==> flow/design.v <==
module shifter(in, shift, out);
  input [15:0] in;
  input [1:0] shift;
  output reg [15:0] out;
  always @(*) begin
    case(shift)
      2'b00: out = in;   
      2'b01: out = in << 1;   
      2'b10: out = in >> 1;   
      2'b11: out = {in[15], in[15:1]};   
      default: out = {16{1'bx}};    
    endcase
  end
endmodule
module ALU(ain, bin, alu_op, out, status);
  input [15:0] ain, bin;
  input [1:0] alu_op;
  output [15:0] out;
  output [2:0] status;
  ALU_result result(ain, bin, alu_op, out);  
  ALU_status result_status(ain, bin, out, status);  
endmodule
module ALU_result(ain, bin, alu_op, out);
  input [15:0] ain, bin;
  input [1:0] alu_op;
  output reg [15:0] out;
  always @(*) begin
    case(alu_op)
      2'b00: out = ain + bin;   
      2'b01: out = ain - bin;   
      2'b10: out = ain & bin;   
      2'b11: out = ~bin;        
      default: out = {16{1'bx}};   
    endcase
  end
endmodule
module ALU_status(ain, bin, alu_result, status);
  input [15:0] ain, bin, alu_result;
  output [2:0] status;
  assign status = {ain[15] & bin[15] & ~alu_result[15],   
                   alu_result[15],         
                   alu_result == 16'b0};   
endmodule
module Load_enabled_register(clk, load, in, out);
  parameter width = 16;  
  input clk, load;
  input [width-1:0] in;
  output [width-1:0] out; 
  reg [width-1:0] out;  
  wire[width-1:0] next_out = load ? in : out;
  always @(posedge clk) begin
    out <= next_out;   
  end
endmodule
module Decoder(in, out);
  parameter in_width = 3;
  parameter out_width = 8;
  input [in_width-1:0] in;
  output [out_width-1:0] out;
  wire [out_width-1:0] out = 1 << in; 
endmodule
module MUX_2in_binary(in1, in0, select, out);
  parameter width = 16;   
  input [width-1:0] in1, in0;
  input select;
  output reg [width-1:0] out;
  always @(*) begin
    case(select)
      1'b0: out = in0;
      1'b1: out = in1;
      default: out = {width{1'bx}};   
    endcase
  end
endmodule
module MUX_4in_binary(in3, in2, in1, in0, select, out);
  parameter width = 16;   
  input [width-1:0] in3, in2, in1, in0;
  input [1:0] select;
  output reg [width-1:0] out;
  always @(*) begin
    case(select)
      2'b00: out = in0;
      2'b01: out = in1;
      2'b10: out = in2;
      2'b11: out = in3;
      default: out = {width{1'bx}};   
    endcase
  end
endmodule
module MUX_8in(in7, in6, in5, in4, in3, in2, in1, in0, select, out);
  parameter width = 16;  
  input [width-1:0] in7, in6, in5, in4, in3, in2, in1, in0;
  input [7:0] select;
  output reg [width-1:0] out;
  always @(*) begin
    case(select)
      8'b00000001: out = in0;
      8'b00000010: out = in1;
      8'b00000100: out = in2;
      8'b00001000: out = in3;
      8'b00010000: out = in4;
      8'b00100000: out = in5;
      8'b01000000: out = in6;
      8'b10000000: out = in7;
      default: out = {width{1'bx}};  
    endcase
  end
endmodule
module Register_file(clk, data_in, write, writenum, readnum, data_out);
  input clk, write;   
  input [2:0] writenum, readnum;   
  input [15:0] data_in;  
  output [15:0] data_out;  
  wire [7:0] decoded_writenum;
  Decoder #(3, 8) decoder_write(writenum, decoded_writenum);
  wire [15:0] R0, R1, R2, R3, R4, R5, R6, R7; 
  Load_enabled_register #(16) R0_reg(clk, write & decoded_writenum[0], data_in, R0);
  Load_enabled_register #(16) R1_reg(clk, write & decoded_writenum[1], data_in, R1);
  Load_enabled_register #(16) R2_reg(clk, write & decoded_writenum[2], data_in, R2);
  Load_enabled_register #(16) R3_reg(clk, write & decoded_writenum[3], data_in, R3);
  Load_enabled_register #(16) R4_reg(clk, write & decoded_writenum[4], data_in, R4);
  Load_enabled_register #(16) R5_reg(clk, write & decoded_writenum[5], data_in, R5);
  Load_enabled_register #(16) R6_reg(clk, write & decoded_writenum[6], data_in, R6);
  Load_enabled_register #(16) R7_reg(clk, write & decoded_writenum[7], data_in, R7);
  wire [7:0] decoded_readnum;
  Decoder #(3, 8) decoder_read(readnum, decoded_readnum);
  MUX_8in #(16) output_multiplexer(R7, R6, R5, R4, R3, R2, R1, R0, decoded_readnum, data_out);
endmodule
module datapath(clk,  
                readnum, vsel, loada, loadb,   
                shift, asel, bsel, ALUop, loadc, loads, sximm5,  
                writenum, write, sximm8, mdata, PC,  
                status, datapath_out  
              );
   input clk, write, asel, bsel, loada, loadb, loadc, loads;
   input [2:0] readnum, writenum;
   input [1:0] ALUop, shift, vsel;
   input [15:0] mdata, sximm8, sximm5;
   input [7:0] PC;
   output [2:0] status;
   output [15:0] datapath_out;  
   wire [15:0] reg_data_in;   
   wire [15:0] reg_data_out;
   Register_file REGFILE(clk, reg_data_in, write, writenum, readnum, reg_data_out);
   wire [15:0] pipeline_reg_A_out, pipeline_reg_B_out;
   Load_enabled_register #(16) pipeline_reg_A(clk, loada, reg_data_out, pipeline_reg_A_out);
   Load_enabled_register #(16) pipeline_reg_B(clk, loadb, reg_data_out, pipeline_reg_B_out);
   wire [15:0] pipeline_reg_B_out_shifted;
   shifter shift_reg_B(pipeline_reg_B_out, shift, pipeline_reg_B_out_shifted);
   wire [15:0] source_operand_A_out, source_operand_B_out;
   MUX_2in_binary source_operand_A(16'b0, pipeline_reg_A_out, asel, source_operand_A_out);
   MUX_2in_binary source_operand_B(sximm5, pipeline_reg_B_out_shifted, bsel, source_operand_B_out);
   wire [15:0] alu_out;
   wire[2:0] alu_status;
   ALU alu_block(source_operand_A_out, source_operand_B_out, ALUop, alu_out, alu_status);
   Load_enabled_register #(3) status_register(clk, loads, alu_status, status);
   Load_enabled_register #(16) pipeline_reg_C(clk, loadc, alu_out, datapath_out);
   MUX_4in_binary writeback_mux(mdata, sximm8, {8'b0, PC}, datapath_out, vsel, reg_data_in);
endmodule
module vDFF(clk,D,Q);
  parameter n=1;
  input clk;
  input [n-1:0] D;
  output [n-1:0] Q;
  reg [n-1:0] Q;
  always @(posedge clk)
    Q <= D;
endmodule
module cpu(clk,reset,s,load,in,out,N,V,Z,w);
  input clk, reset, s, load;
  input [15:0] in;
  output [15:0] out;
  output N, V, Z, w;
  wire [15:0] inst_reg_out;
  Load_enabled_register #(16) instruction_register(clk, load, in, inst_reg_out);
  wire [2:0] nsel, opcode, readnum, writenum;
  wire [1:0] op, ALUop, shift;
  wire [15:0] sximm5, sximm8;
  Inst_dec instruction_decoder(inst_reg_out, nsel, opcode, op, ALUop, sximm5, sximm8, shift, readnum, writenum);
  wire [1:0] vsel;
  wire loada, loadb, asel, bsel, loadc, loads, write; 
  Controller datapath_controller(clk, s, reset, opcode, op, w, loada, loadb, loadc, loads, asel, bsel, vsel, nsel, write);
  datapath DP(.clk(clk),  
                .readnum(readnum), .vsel(vsel), .loada(loada), .loadb(loadb),   
                .shift(shift), .asel(asel), .bsel(bsel), .ALUop(ALUop), .loadc(loadc), .loads(loads), .sximm5(sximm5),  
                .writenum(writenum), .write(write), .sximm8(sximm8), .mdata(16'b0), .PC(8'b0),  
                .status({V, N, Z}), .datapath_out(out)  
              );
endmodule
module Inst_dec(inst_reg, nsel, opcode, op, ALUop, sximm5, sximm8, shift, readnum, writenum);
  input [15:0] inst_reg;
  input [2:0] nsel;
  output [2:0] opcode, readnum, writenum;
  output [1:0] op, ALUop, shift;
  output [15:0] sximm5, sximm8;
  assign opcode = inst_reg[15:13];
  assign op = inst_reg[12:11];
  assign ALUop = op;  
  assign sximm5 = { {11{inst_reg[4]}}, inst_reg[4:0] };   
  assign sximm8 = { {8{inst_reg[7]}}, inst_reg[7:0] };    
  assign shift = inst_reg[4:3];
  assign readnum = (nsel == 3'b001) ? inst_reg[10:8]   
                 : (nsel == 3'b010) ? inst_reg[7:5]    
                 : (nsel == 3'b100) ? inst_reg[2:0]    
                 : 3'bxxx;
  assign writenum = readnum;
endmodule
module Controller(clk, s, reset, opcode, op, w, loada, loadb, loadc, loads, asel, bsel, vsel, nsel, write);
  input clk, s, reset;
  input [2:0] opcode;
  input [1:0] op;
  output w, loada, loadb, loadc, loads, asel, bsel, write;
  output [2:0] nsel;
  output [1:0] vsel;
  wire [2:0] present_state, next_state;
  wire [2:0] next_state_reset = reset ? 3'b000 : next_state;
  reg [15:0] next;
  vDFF #(3) clk_state(clk, next_state_reset, present_state);
  always @(*) begin
    casex({s, opcode, op, present_state})
      {6'b0xxxxx, 3'b000}: next = {3'b000, 13'b1000000000000};   
      {6'b1xxxxx, 3'b000}: next = {3'b001, 13'b1000000000000};  
      {6'bx11010, 3'b001}: next = {3'b101, 13'b0};  
      {6'bx10101, 3'b001}, {6'bx101x0, 3'b001}: next = {3'b010, 13'b0};  
      {6'bx11000, 3'b001}, {6'bx10111, 3'b001}: next = {3'b011, 13'b0};  
      {6'bxxxxxx, 3'b010}: next = {3'b011, 13'b0100000000010};  
      {6'bxxxxxx, 3'b011}: next = {3'b100, 13'b0010000001000};  
      {6'bx11000, 3'b100}: next = {3'b101, 13'b0001010000000};  
      {6'bx10111, 3'b100}, {6'bx101x0, 3'b100}: next = {3'b101, 13'b0001000000000};  
      {6'bx10101, 3'b100}: next = {3'b000, 13'b0000100000000};  
      {6'bx11010, 3'b101}: next = {3'b000, 13'b0000000100011};  
      {6'bxxxxxx, 3'b101}: next = {3'b000, 13'b0000000000101};  
      default: next = {16{1'bx}};
   endcase
  end
  assign {next_state, w, loada, loadb, loadc, loads, asel, bsel, vsel, nsel, write} = next;
endmodule
; Reports on cpu
; Tool output for the design above before and after an edit, in the order of the flow.
; Lines under "before" count in the file above, lines under "after" in the edited file.
; "change" is "after" less "before", of the values as shown; "change_rel_pct" is that difference over "before", in percent.
; Library cell names are shortened.
; Not given: -
[setup]
top_module = cpu
clk_port = clk
library = sky130hd
pvt_corner = tt_025C_1v80

; Diff
; Unified diff, file above to edited file.
; The edited RTL no longer does the same as the RTL above: the edit was made by script, with no optimisation intended.
; begin of diff
@@ -167,9 +167,13 @@
     Q <= D;
 endmodule
-module cpu(clk,reset,s,load,in,out,N,V,Z,w);
+module cpu(clk,reset,s,load,in,out,N_o,V,Z,w);
   input clk, reset, s, load;
   input [15:0] in;
   output [15:0] out;
-  output N, V, Z, w;
+  output N_o, V, Z, w;
+  wire N;
+  reg N_d1;
+  always @(posedge clk) N_d1 <= N;
+  assign N_o = N_d1;
   wire [15:0] inst_reg_out;
   Load_enabled_register #(16) instruction_register(clk, load, in, inst_reg_out);
; end of diff

; Word level
; Source: Yosys, flattened and elaborated, memories not mapped. Widths are those after wreduce. Registers that Yosys merges into a memory's read port (data or address) are not register bits. Print and check cells do not count. Equal cells are merged and count once.
[word_totals]
columns = element, before, after, change, change_rel_pct
row1 = ff_bits, 198, 199, 1, 0.51
row2 = output_inout_bits, 20, 20, 0, 0.00
[classes]
columns = element, before, after, change, change_rel_pct
row1 = add_sub_neg, 2, 2, 0, 0.00
row2 = equal, 34, 34, 0, 0.00
row3 = shifts, 1, 1, 0, 0.00
row4 = n_mux, 11, 11, 0, 0.00
row5 = logic, 15, 15, 0, 0.00
row6 = reduce_logical, 9, 9, 0, 0.00
; Unchanged operator kinds not shown: 33.

; Longest topological paths
; Yosys ltp: most cells in a row. Word level: on the elaborated netlist, between registers, memories and ports. Mapped: between sequential cells and ports; inverters and the memories' decode and read muxes count.
[depth]
columns = element, before, after, change, change_rel_pct
row1 = depth_word, 10, 10, 0, 0.00
row2 = abc_area, 0, 0, -, -
row3 = ltp_mapped, 22, 22, 0, 0.00
row4 = ltp_nobuf, 18, 18, 0, 0.00

; Netlist
; Source: synth_stat.txt of the flow (Yosys; design flattened, memories mapped). It holds for the ABC_AREA given above (unset counts as 0); a run with the other value may have another netlist.
[types]
columns = type, before, after, change, change_rel_pct
row1 = dfxtp_1, 3, 4, 1, 33.33
; Unchanged cell types not shown: 88.
[synth_totals]
columns = element, before, after, change, change_rel_pct
row1 = stdcells, 794, 795, 1, 0.13
row2 = yosys_area_um2, 9984.6, 10004.6, 20.0, 0.20
row3 = sequential_area_um2, 5915.7, 5935.7, 20.0, 0.34
row4 = ffs, 198, 199, 1, 0.51
row5 = buf_cells, 44, 44, 0, 0.00
; The figures by module come from a second, unflattened synthesis with its own total; it is not the netlist above.
[hier_totals]
columns = element, before, after, change, change_rel_pct
row1 = hier_cells, 778, 779, 1, 0.13
row2 = area_unflattened_um2, 10536.4, 10556.4, 20.0, 0.19
; Rows give one instance, submodules left out.
[modules_before]
columns = module, n_inst, n_cells, mod_area_um2, seq_area_um2
row1 = Load_enabled_register #(width=16), 12, 16, 480.5, 480.5
row2 = ALU_result, 1, 218, 1437.6, 0.0
row3 = MUX_8in #(width=16), 1, 128, 963.4, 0.0
row4 = MUX_2in_binary, 2, 18, 249.0, 0.0
row5 = MUX_4in_binary, 1, 20, 424.2, 0.0
row6 = Inst_dec, 1, 53, 419.2, 0.0
row7 = shifter, 1, 51, 355.3, 0.0
row8 = Controller, 1, 40, 286.5, 0.0
row9 = Decoder, 2, 8, 65.1, 0.0
row10 = Load_enabled_register #(width=3), 1, 3, 90.1, 90.1
row11 = vDFF #(n=3), 1, 3, 60.1, 60.1
row12 = Register_file, 1, 8, 50.0, 0.0
row13 = ALU_status, 1, 8, 48.8, 0.0
row14 = cpu, 1, 1, 3.8, 0.0
; before: Further modules, not shown: 2.
[modules_after]
columns = module, n_inst, n_cells, mod_area_um2, seq_area_um2
row1 = Load_enabled_register #(width=16), 12, 16, 480.5, 480.5
row2 = ALU_result, 1, 218, 1437.6, 0.0
row3 = MUX_8in #(width=16), 1, 128, 963.4, 0.0
row4 = MUX_2in_binary, 2, 18, 249.0, 0.0
row5 = MUX_4in_binary, 1, 20, 424.2, 0.0
row6 = Inst_dec, 1, 53, 419.2, 0.0
row7 = shifter, 1, 51, 355.3, 0.0
row8 = Controller, 1, 40, 286.5, 0.0
row9 = Decoder, 2, 8, 65.1, 0.0
row10 = Load_enabled_register #(width=3), 1, 3, 90.1, 90.1
row11 = vDFF #(n=3), 1, 3, 60.1, 60.1
row12 = Register_file, 1, 8, 50.0, 0.0
row13 = ALU_status, 1, 8, 48.8, 0.0
row14 = cpu, 1, 2, 23.8, 20.0
; after: Further modules, not shown: 2.

; Worst setup path after synthesis
; OpenSTA on the mapped netlist: ideal clock, no wires. The path of least setup slack (recovery checks aside). Input and output delay are each 20% of the period. Register names are those of the netlist, which keeps one name where synthesis merged equal registers.
[synth_timing]
columns = element, before, after, change, change_rel_pct
row1 = path_kind, input port to flip-flop, input port to flip-flop, -, -
row2 = startpoint, input port s, input port s, -, -
row3 = endpoint, register DP.REGFILE.R1_reg.out[0], register DP.REGFILE.R1_reg.out[0], -, -
row4 = tclk_ps, 10000, 10000, 0, 0.00
row5 = input_delay_ps, 2000, 2000, 0, 0.00
row6 = setup_ps, 409, 409, 0, -
row7 = launch_ps, 2000, 2000, 0, 0.00
row8 = arrival_time_ps, 4996, 4996, 0, 0.00
row9 = t_required_ps, 9591, 9591, 0, 0.00
row10 = slack_ps, 4595, 4595, 0, -
row11 = path_delay_ps, 3405, 3405, 0, 0.00
row12 = stages, 9, 9, 0, 0.00
row13 = path_buffers, 2, 2, 0, 0.00
row14 = period_less_setup_slack_ps, 5405, 5405, 0, 0.00
; "path_delay_ps" is the arrival time less input delay plus setup time.
; "stages": output pins that drive a net of the path, with the launching flip-flop's if there is one; two outputs of one cell count as two.
; "period_less_setup_slack_ps" is the clock period less the worst setup slack; recovery checks do not enter. This is arithmetic on one report: input and output delays are still those of the set period (20% each).
; Between the ends stands the longest chain of elaborated cells between them, by number of cells; it is not shown to be the way that was timed. Of several equally long chains one is given.
; Each line given opens the expression or statement behind the cell; cells for indexed reads and writes are added by Yosys, which also makes memories of some case tables.
; before: The path ends at the enable pin of a flip-flop; only ways to that pin are counted.
[synth_via_before]
path_cell_list = o221a_2 -> o2111ai_1 -> nor4_2 -> mux2i_1 -> o21a_1 -> clkbuf_1 -> buf_2 -> o21ai_0 -> nor3_1
elab_chain_len = 8
[synth_rtl_before]
columns = element, line_no
row1 = from (decl), 170  ; input clk, reset, s, load;
row2 = 4-bit equality test, 220  ; casex({s, opcode, op, present_state})
row3 = 16-bit case mux with 11-bit select, 220
row4 = 3-bit equality test, 204  ; : (nsel == 3'b100) ? inst_reg[2:0]
row5 = 3-bit two-way mux, 204
row6 = 3-bit two-way mux, 203  ; : (nsel == 3'b010) ? inst_reg[7:5]
row7 = 3-bit two-way mux, 202  ; assign readnum = (nsel == 3'b001) ? inst_reg[10:8]
row8 = 2-bit by 3-bit left shift with 8-bit output, 60  ; wire [out_width-1:0] out = 1 << in;
row9 = 1-bit bitwise AND, 118  ; Load_enabled_register #(16) R1_reg(clk, write & decoded_writenum[1], data_in, R1);
row10 = to (assign), 52  ; out <= next_out;
row11 = to (decl), 48  ; output [width-1:0] out;
; after: The path ends at the enable pin of a flip-flop; only ways to that pin are counted.
[synth_via_after]
path_cell_list = o221a_2 -> o2111ai_1 -> nor4_2 -> mux2i_1 -> o21a_1 -> clkbuf_1 -> buf_2 -> o21ai_0 -> nor3_1
elab_chain_len = 8
[synth_rtl_after]
columns = element, line_no
row1 = from (decl), 170  ; input clk, reset, s, load;
row2 = 4-bit equality test, 224  ; casex({s, opcode, op, present_state})
row3 = 16-bit case mux with 11-bit select, 224
row4 = 3-bit equality test, 208  ; : (nsel == 3'b100) ? inst_reg[2:0]
row5 = 3-bit two-way mux, 208
row6 = 3-bit two-way mux, 207  ; : (nsel == 3'b010) ? inst_reg[7:5]
row7 = 3-bit two-way mux, 206  ; assign readnum = (nsel == 3'b001) ? inst_reg[10:8]
row8 = 2-bit by 3-bit left shift with 8-bit output, 60  ; wire [out_width-1:0] out = 1 << in;
row9 = 1-bit bitwise AND, 118  ; Load_enabled_register #(16) R1_reg(clk, write & decoded_writenum[1], data_in, R1);
row10 = to (assign), 52  ; out <= next_out;
row11 = to (decl), 48  ; output [width-1:0] out;

; Worst path after layout
; From the final timing report of each run of pair A: the path of least setup slack in the routed layout; clock arrival at registers is part of the times.
; The path's times are printed in steps of 10 ps; the period is the one set.
[layout_timing]
columns = element, before, after, change, change_rel_pct
row1 = path_kind, flip-flop to flip-flop, flip-flop to flip-flop, -, -
row2 = startpoint, register instruction_register.out[11], register datapath_controller.clk_state.Q[2], -, -
row3 = endpoint, register DP.status_register.out[0], register DP.status_register.out[0], -, -
row4 = tclk_ps, 5730, 5730, 0, 0.00
row5 = setup_ps, 170, 160, -10, -
row6 = launch_ps, 430, 440, 10, 2.33
row7 = arrival_time_ps, 4910, 4820, -90, -1.83
row8 = t_required_ps, 5990, 5990, 0, 0.00
row9 = slack_ps, 1080, 1170, 90, -
row10 = stages, 16, 16, 0, 0.00
row11 = path_buffers, 0, 0, 0, -
; Between the ends stands the longest chain of elaborated cells between them, by number of cells; it is not shown to be the way that was timed. Of several equally long chains one is given.
[layout_via_before]
path_cell_list = edfxtp_1 -> nand4bb_1 -> or3_4 -> nand2_1 -> ha_1 -> inv_1 -> fa_1 -> a21o_1 -> maj3_1 -> a22oi_1 -> nor4b_1 -> nor3_2 -> o2111ai_1 -> a2111oi_0 -> nand4bb_1 -> nor4b_2
elab_chain_len = 8
[layout_rtl_before]
columns = element, line_no
row1 = from (decl), 48  ; output [width-1:0] out;
row2 = from (assign), 52  ; out <= next_out;
row3 = 8-bit equality test, 220  ; casex({s, opcode, op, present_state})
row4 = 2-bit OR reduction, 220
row5 = 16-bit case mux with 11-bit select, 220
row6 = 1-bit inverter, 68  ; case(select)
row7 = 16-bit case mux with 2-bit select, 68
row8 = 16-bit subtractor, 30  ; 2'b01: out = ain - bin;
row9 = 16-bit case mux with 4-bit select, 28  ; case(alu_op)
row10 = 16-bit zero test, 42  ; alu_result == 16'b0};
row11 = to (assign), 52
row12 = to (decl), 48
[layout_via_after]
path_cell_list = dfxtp_1 -> or3b_4 -> or3_4 -> nand2_1 -> ha_1 -> inv_1 -> fa_1 -> a21o_1 -> maj3_1 -> a22oi_1 -> nor4b_1 -> nor3_2 -> o2111ai_1 -> a2111oi_0 -> nand4bb_1 -> nor4b_2
elab_chain_len = 8
[layout_rtl_after]
columns = element, line_no
row1 = from (decl), 164  ; output [n-1:0] Q;
row2 = from (assign), 167  ; Q <= D;
row3 = 3-bit equality test, 224  ; casex({s, opcode, op, present_state})
row4 = 16-bit two-way mux, 224
row5 = 16-bit case mux with 11-bit select, 224
row6 = 1-bit inverter, 68  ; case(select)
row7 = 16-bit case mux with 2-bit select, 68
row8 = 16-bit subtractor, 30  ; 2'b01: out = ain - bin;
row9 = 16-bit case mux with 4-bit select, 28  ; case(alu_op)
row10 = 16-bit zero test, 42  ; alu_result == 16'b0};
row11 = to (assign), 52  ; out <= next_out;
row12 = to (decl), 48  ; output [width-1:0] out;

; Measured runs
; Runs of the flow (Yosys, OpenROAD) on both versions; the two runs of a pair have the same settings. The constraints put input and output delay at 20% of the set period each and load the outputs with 0.01 pF.
[flow_settings_pair_A]
CORE_UTILIZATION = 40
period_ns = 5.73
CAP_MARGIN = 20
CORE_MARGIN = 2
SLEW_MARGIN = 20
[measured_pair_A]
columns = element, before, after, change, change_rel_pct
row1 = synth_chip_area_um2, 9984.6, 10004.6, 20.0, 0.20
row2 = design.die.area_um2, 26240.8, 26292.6, 51.8, 0.20
row3 = layout_stdcell_area_um2, 11357.1, 11393.4, 36.3, 0.32
row4 = final_setup_ws_ps, 1083, 1172, 89, -
row5 = fin_hold_ws_ps, 631, 350, -281, -
row6 = totalPower_mw, 3.384, 3.474, 0.090, 2.66
row7 = achieved_clock_period_ps, 4647, 4558, -89, -1.92
; "achieved_clock_period_ps" = clock period - worst setup slack. The figure is calculated, with input and output delays left at 20% of the set period.
; "totalPower_mw" rests on the timing tool's default activity at the inputs, not on a simulated workload.
